==> flow/design.v <==
`timescale 1ns/10ps
module  SOBEL(clk,reset,busy,ready,iaddr,idata,cdata_rd,cdata_wr,caddr_rd,caddr_wr,cwr,crd,csel	);
	input clk,reset;
	input ready;
	input [7:0] idata;
	input [7:0] cdata_rd;
	output reg busy;
	output reg [16:0] iaddr;
	output reg [7:0] cdata_wr;
	output [15:0] caddr_rd;
	output reg [15:0] caddr_wr;
	output reg cwr;
	output crd;
	output reg [1:0] csel;
	assign caddr_rd = 16'd0;
	assign crd = 1'b0;
	localparam IDLE = 2'd0, READ = 2'd1, WRITE = 2'd2, DONE = 2'd3;
	reg [1:0] state;
	reg [3:0] count;
	reg [16:0] count_iaddr;    
	reg [16:0] w_count;        
	reg [71:0] pixel_value;    
	reg [7:0] sobel_x;
	wire [71:0] win = {idata, pixel_value[63:0]};
	wire [7:0] p0 = win[7:0],   p1 = win[15:8],  p2 = win[23:16];
	wire [7:0] p3 = win[31:24], p5 = win[47:40];
	wire [7:0] p6 = win[55:48], p7 = win[63:56], p8 = win[71:64];
	wire signed [11:0] gx = $signed({4'b0, p0}) + $signed({3'b0, p3, 1'b0}) + $signed({4'b0, p6})
	                      - $signed({3'b0, p5, 1'b0}) - $signed({4'b0, p2}) - $signed({4'b0, p8});
	wire signed [11:0] gy_r = $signed({4'b0, pixel_value[7:0]}) + $signed({3'b0, pixel_value[15:8], 1'b0}) + $signed({4'b0, pixel_value[23:16]})
	                        - $signed({3'b0, pixel_value[63:56], 1'b0}) - $signed({4'b0, pixel_value[55:48]}) - $signed({4'b0, pixel_value[71:64]});
	function [7:0] clamp(input signed [11:0] v);
		if (v > 255) clamp = 8'd255;
		else if (v < 0) clamp = 8'd0;
		else clamp = v[7:0];
	endfunction
	wire [8:0] temp_combine = sobel_x + cdata_wr + 9'd1;
	always @(posedge clk)
	begin
		if (reset) begin
			state <= IDLE;
			busy <= 1'b0;
			cwr <= 1'b0;
			csel <= 2'b00;
			count <= 4'd0;
			iaddr <= 17'd0;
			count_iaddr <= 17'd0;
			w_count <= 17'd0;
			caddr_wr <= 16'd0;
			cdata_wr <= 8'd0;
		end
		else begin
			case (state)
			IDLE: begin
				if (ready) begin
					busy <= 1'b1;
					state <= READ;
					count <= 4'd0;
					count_iaddr <= 17'd0;
					iaddr <= 17'd0;
					w_count <= 17'd0;
				end
			end
			READ: begin
				pixel_value[count*8 +: 8] <= idata;
				if (count == 4'd8) begin
					cwr <= 1'b1;
					csel <= 2'b01;
					cdata_wr <= clamp(gx);
					sobel_x <= clamp(gx);
					caddr_wr <= w_count[15:0];
					state <= WRITE;
				end
				else begin
					if (count == 4'd2 || count == 4'd5)
						iaddr <= iaddr + 17'd256;
					else
						iaddr <= iaddr + 17'd1;
					count <= count + 4'd1;
				end
			end
			WRITE: begin
				if (csel == 2'b01) begin
					csel <= 2'b10;
					cdata_wr <= clamp(gy_r);
				end
				else if (csel == 2'b10) begin
					csel <= 2'b11;
					cdata_wr <= temp_combine[8:1];
				end
				else begin
					cwr <= 1'b0;
					csel <= 2'b00;
					count <= 4'd0;
					w_count <= w_count + 17'd1;
					if (w_count == 17'd65535) begin
						busy <= 1'b0;
						state <= DONE;
					end
					else begin
						state <= READ;
						if (count_iaddr % 258 == 255) begin
							count_iaddr <= count_iaddr + 17'd3;
							iaddr <= count_iaddr + 17'd3;
						end
						else begin
							count_iaddr <= count_iaddr + 17'd1;
							iaddr <= count_iaddr + 17'd1;
						end
					end
				end
			end
			default: ;
			endcase
		end
	end
endmodule
* Tool chain data of SOBEL
What the tools print for SOBEL, step after step. Line numbers count from 1 in the design file above. Cell names lack the library's common part. A cell with n/a has no value.
Set-up: top SOBEL, clock clk, library sky130hd, timing corner tt_025C_1v80

* Word level
Source: Yosys, flattened and elaborated, memories not mapped. Widths are those after wreduce. Registers that Yosys merges into a memory's read port (data or address) are not register bits. Print and check cells do not count. Equal cells are merged and count once.
Storage and ports: flip-flop bits (word level) 165, input port bits 19
Operators by class: reductions and logical operators 17, bitwise gates (word level) 4, magnitude comparators 4, muxes and demuxes 44, equality and inequality tests 17, $add $sub $neg 19, divide/modulo/power cells 1, shifts and indexed selects 2
Operator list (count):
- 17-bit by 9-bit remainder unit with 32-bit output with constant B | 1
- 17-bit 2-to-1 mux | 9
- 72-bit AND | 1
- 72-bit OR | 1
- 72-bit NOT | 1
- 8-bit by 33-bit variable shift with 72-bit output | 1
- 8-bit by 33-bit variable shift with 72-bit output with constant A | 1
- 17-bit case mux with 2-bit select | 2
- 8-bit 2-to-1 mux | 7
- 17-bit by 1-bit adder with 17-bit output with constant B | 3
- 17-bit case mux with 3-bit select | 1
- 12-bit by 9-bit subtractor with 12-bit output | 4
- 7-bit negation with 33-bit output | 1
- 32-bit by 8-bit equality test with 1-bit output with constant B | 1
- 11-bit by 9-bit subtractor with 12-bit output | 2
- 12-bit by 1-bit < comparator with 1-bit output with constant B | 2
- 12-bit by 9-bit > comparator with 1-bit output with constant B | 2
- 10-bit by 8-bit adder with 11-bit output | 2
- 5-bit AND reduction | 4
- 8-bit by 9-bit adder with 10-bit output | 2
- 17-bit by 16-bit equality test with 1-bit output with constant B | 1
- 17-bit by 2-bit adder with 17-bit output with constant B | 1
- 17-bit by 9-bit adder with 17-bit output with constant B | 1
- 8-bit case mux with 2-bit select | 1
- 4-bit 2-to-1 mux | 4
- 2-bit 2-to-1 mux | 8
- 2-bit != test with constant B | 7
- 4-bit case mux with 3-bit select | 1
Not listed: further kinds 22, cells in them 36.

* Logic depth
Yosys ltp: most cells in a row. Word level: on the elaborated netlist, between registers, memories and ports. Mapped: between sequential cells and ports; inverters and the memories' decode and read muxes count.
Depth: depth in word-level cells 10, ABC_AREA 0, gate-level depth with buffers 42, depth with buffers taken out 37

* After synthesis
Source: synth_stat.txt of the flow (Yosys; design flattened, memories mapped). It holds for the ABC_AREA given above (unset counts as 0); a run with the other value may have another netlist. Totals and module areas in this step are rounded.
Cells by type (count):
- edfxtp_1 | 72
- dfxtp_1 | 86
- fa_1 | 64
- nor2_1 | 153
- ha_1 | 45
- nand2_1 | 147
- a21oi_1 | 92
- inv_1 | 111
- o21ai_0 | 67
- xnor2_1 | 38
- a22o_1 | 28
- xor2_1 | 22
- nor3_1 | 38
- clkbuf_1 | 44
- nand3_1 | 32
- o211ai_1 | 19
- buf_4 | 18
- mux2i_1 | 12
Not listed: further types 83, cells in them 328.
Mapped netlist: mapped flip-flops 158, sequential part of the area 0.003884 mm², mapped area 0.01232 mm², buffers 78, cells in the netlist 1416

* Timing after synthesis
Path of least setup slack by OpenSTA after synthesis, without wires, with an ideal clock, recovery checks aside; 20% of the period is set as input and as output delay. Where synthesis merged equal registers, the netlist keeps one of their names.
Timing path after synthesis: path type flip-flop to flip-flop, from register count_iaddr[9], to register iaddr[14], delay of the path 8.694 ns, required time 9.529 ns, setup time 0.071 ns, period 9.6 ns, stages 37, path slack 0.907 ns, arrival 8.623 ns, path buffers 1, synthesis period reached 8.693 ns
"delay of the path" is the arrival time less input delay plus setup time. "stages" counts driving pins, that of a launching flip-flop among them; a cell with two outputs on the path counts twice. "synthesis period reached" is the clock period less the worst setup slack; recovery checks do not enter. This is arithmetic on one report: input and output delays are still those of the set period (20% each). Between the ends stands the longest chain of elaborated cells between them, by number of cells; it is not shown to be the way that was timed. Of several equally long chains one is given. Each line given opens the expression or statement behind the cell; cells for indexed reads and writes are added by Yosys, which also makes memories of some case tables. At most two assigning lines are given for a register; there are more.
On the way, after synthesis: cell sequence dfxtp_1 > or4b_1 > buf_2 > or4_4 > nand2_1 > or3_4 > o31ai_2 > a211o_1 > nor4_2 > o311ai_2 > nor3_1 > o2111ai_1 > a2111oi_2 > o21a_1 > mux2i_1 > nand3_1 > a21oi_2 > o2111a_1 > nand4_4 > and3_4 > nor2_1 > ha_1 > inv_1 > nand2_1 > mux2i_1 > a311oi_1 > o2111a_1 > nand4_1 > o21bai_1 > a2111o_1 > fa_1 > nor2_1 > nand3_1 > or3_1 > a21oi_1 > o21ai_0 > a21oi_1, cells in the longest elaborated chain 7, elaborated cells between the ends (all ways) 9
Ends and longest elaborated chain, after synthesis:
- from (decl) | RTL line 20 | reg [16:0] count_iaddr;
- from (assign) | RTL line 103 | count_iaddr <= count_iaddr + 17'd3;
- from (assign) | RTL line 107 | count_iaddr <= count_iaddr + 17'd1;
- 17-bit by 9-bit remainder unit with 32-bit output | RTL line 102 | if (count_iaddr % 258 == 255) begin
- 32-bit by 8-bit equality test with 1-bit output | RTL line 102
- 17-bit 2-to-1 mux | RTL line 102
- 17-bit 2-to-1 mux | RTL line 96 | if (w_count == 17'd65535) begin
- 17-bit 2-to-1 mux | RTL line 87 | else if (csel == 2'b10) begin
- 17-bit 2-to-1 mux | RTL line 83 | if (csel == 2'b01) begin
- 17-bit case mux with 3-bit select | RTL line 53 | case (state)
- to (assign) | RTL line 76 | iaddr <= iaddr + 17'd256;
- to (assign) | RTL line 78 | iaddr <= iaddr + 17'd1;
- to (decl) | RTL line 8 | output reg [16:0] iaddr;

* Timing after layout
From the final timing report of entry B: the path of least setup slack in the routed layout; clock arrival at registers is part of the times.
Timing path post-layout: path type flip-flop to flip-flop, from register count_iaddr[13], to register iaddr[10], path buffers 6, setup time 0.14 ns, required time 9.60 ns, path slack 0.61 ns, period 9.3 ns, arrival 8.99 ns, stages 39
Between the ends stands the longest chain of elaborated cells between them, by number of cells; it is not shown to be the way that was timed. Of several equally long chains one is given. At most two assigning lines are given for a register; there are more.
On the way, post-layout: cell sequence dfxtp_4 > or4_4 > nor4_4 > buf_4 > nor2_4 > or3_4 > a2111oi_4 > a211oi_4 > a2111oi_4 > o2111ai_2 > buf_4 > o31ai_2 > a31oi_2 > a2111oi_4 > o21a_1 > mux2i_2 > nand2b_1 > o21ba_4 > [... 3 more ...] > nor2_4 > ha_4 > buf_4 > buf_4 > a311oi_1 > o2111a_1 > nand4_1 > o21bai_4 > a2111o_1 > fa_2 > nor2_4 > buf_6 > buf_6 > nand4_1 > xnor2_2 > o32ai_1 > a22oi_1 > nor2_1, cells in the longest elaborated chain 7, elaborated cells between the ends (all ways) 7, source lines of those cells 5
Ends and longest elaborated chain, post-layout:
- from (decl) | RTL line 20 | reg [16:0] count_iaddr;
- from (assign) | RTL line 103 | count_iaddr <= count_iaddr + 17'd3;
- from (assign) | RTL line 107 | count_iaddr <= count_iaddr + 17'd1;
- 17-bit by 9-bit remainder unit with 32-bit output | RTL line 102 | if (count_iaddr % 258 == 255) begin
- 32-bit by 8-bit equality test with 1-bit output | RTL line 102
- 17-bit 2-to-1 mux | RTL line 102
- 17-bit 2-to-1 mux | RTL line 96 | if (w_count == 17'd65535) begin
- 17-bit 2-to-1 mux | RTL line 87 | else if (csel == 2'b10) begin
- 17-bit 2-to-1 mux | RTL line 83 | if (csel == 2'b01) begin
- 17-bit case mux with 3-bit select | RTL line 53 | case (state)
- to (assign) | RTL line 76 | iaddr <= iaddr + 17'd256;
- to (assign) | RTL line 78 | iaddr <= iaddr + 17'd1;
- to (decl) | RTL line 8 | output reg [16:0] iaddr;

Appendix: measured runs

Design SOBEL on sky130hd. What follows are 3 stored runs of the flow, each under its own settings; their order means nothing. The constraints put input and output delay at 20% of the set period each and load the outputs with 0.01 pF.
By "power" is meant OpenSTA's value without simulated activity: inputs other than the clock are taken to toggle once in ten clock periods, and the tool carries that through the logic.
Results are given in rounded form.
[entry A] settings: ABC_AREA=1, CAP_MARGIN=0, CELL_PAD_IN_SITES_DETAIL_PLACEMENT=1, CELL_PAD_IN_SITES_GLOBAL_PLACEMENT=0, CTS_CLUSTER_DIAMETER=300, GPL_TIMING_DRIVEN=1, MAX_ROUTING_LAYER=met4, MIN_ROUTING_LAYER=met2, PLACE_DENSITY_LB_ADDON=0.28, SETUP_SLACK_MARGIN=2.82, SLEW_MARGIN=35, TNS_END_PERCENT=90, period_ns=9.6, CORE_MARGIN=2, CORE_UTILIZATION=40
[entry A] result: did not finish, routing stopped with GRT-0232
[entry B] settings: SETUP_SLACK_MARGIN=0.37, period_ns=9.3, CAP_MARGIN=20, CORE_MARGIN=2, CORE_UTILIZATION=40, SLEW_MARGIN=20
[entry B] result: chip area after synthesis (Yosys) 0.01232 mm², die area 0.03222 mm², standard-cell area of the final layout 0.01494 mm², utilization 49.1 %, worst setup slack after layout 0.609 ns, total negative slack 0.000 ns, worst hold slack 0.462 ns, power 1.918 mW
[entry C] settings: ABC_AREA=0, CELL_PAD_IN_SITES_DETAIL_PLACEMENT=0, CORE_ASPECT_RATIO=1.21, CORE_UTILIZATION=59, CTS_CLUSTER_SIZE=99, GPL_ROUTABILITY_DRIVEN=0, MAX_ROUTING_LAYER=met4, MIN_ROUTING_LAYER=met1, SETUP_SLACK_MARGIN=-0.18, TNS_END_PERCENT=90, period_ns=5.59, CAP_MARGIN=20, CORE_MARGIN=2, SLEW_MARGIN=20
[entry C] result: chip area after synthesis (Yosys) 0.01232 mm², die area 0.02206 mm², standard-cell area of the final layout 0.01599 mm², utilization 77.6 %, worst setup slack after layout -3.211 ns, total negative slack -97.31 ns, worst hold slack 0.456 ns, power 3.341 mW
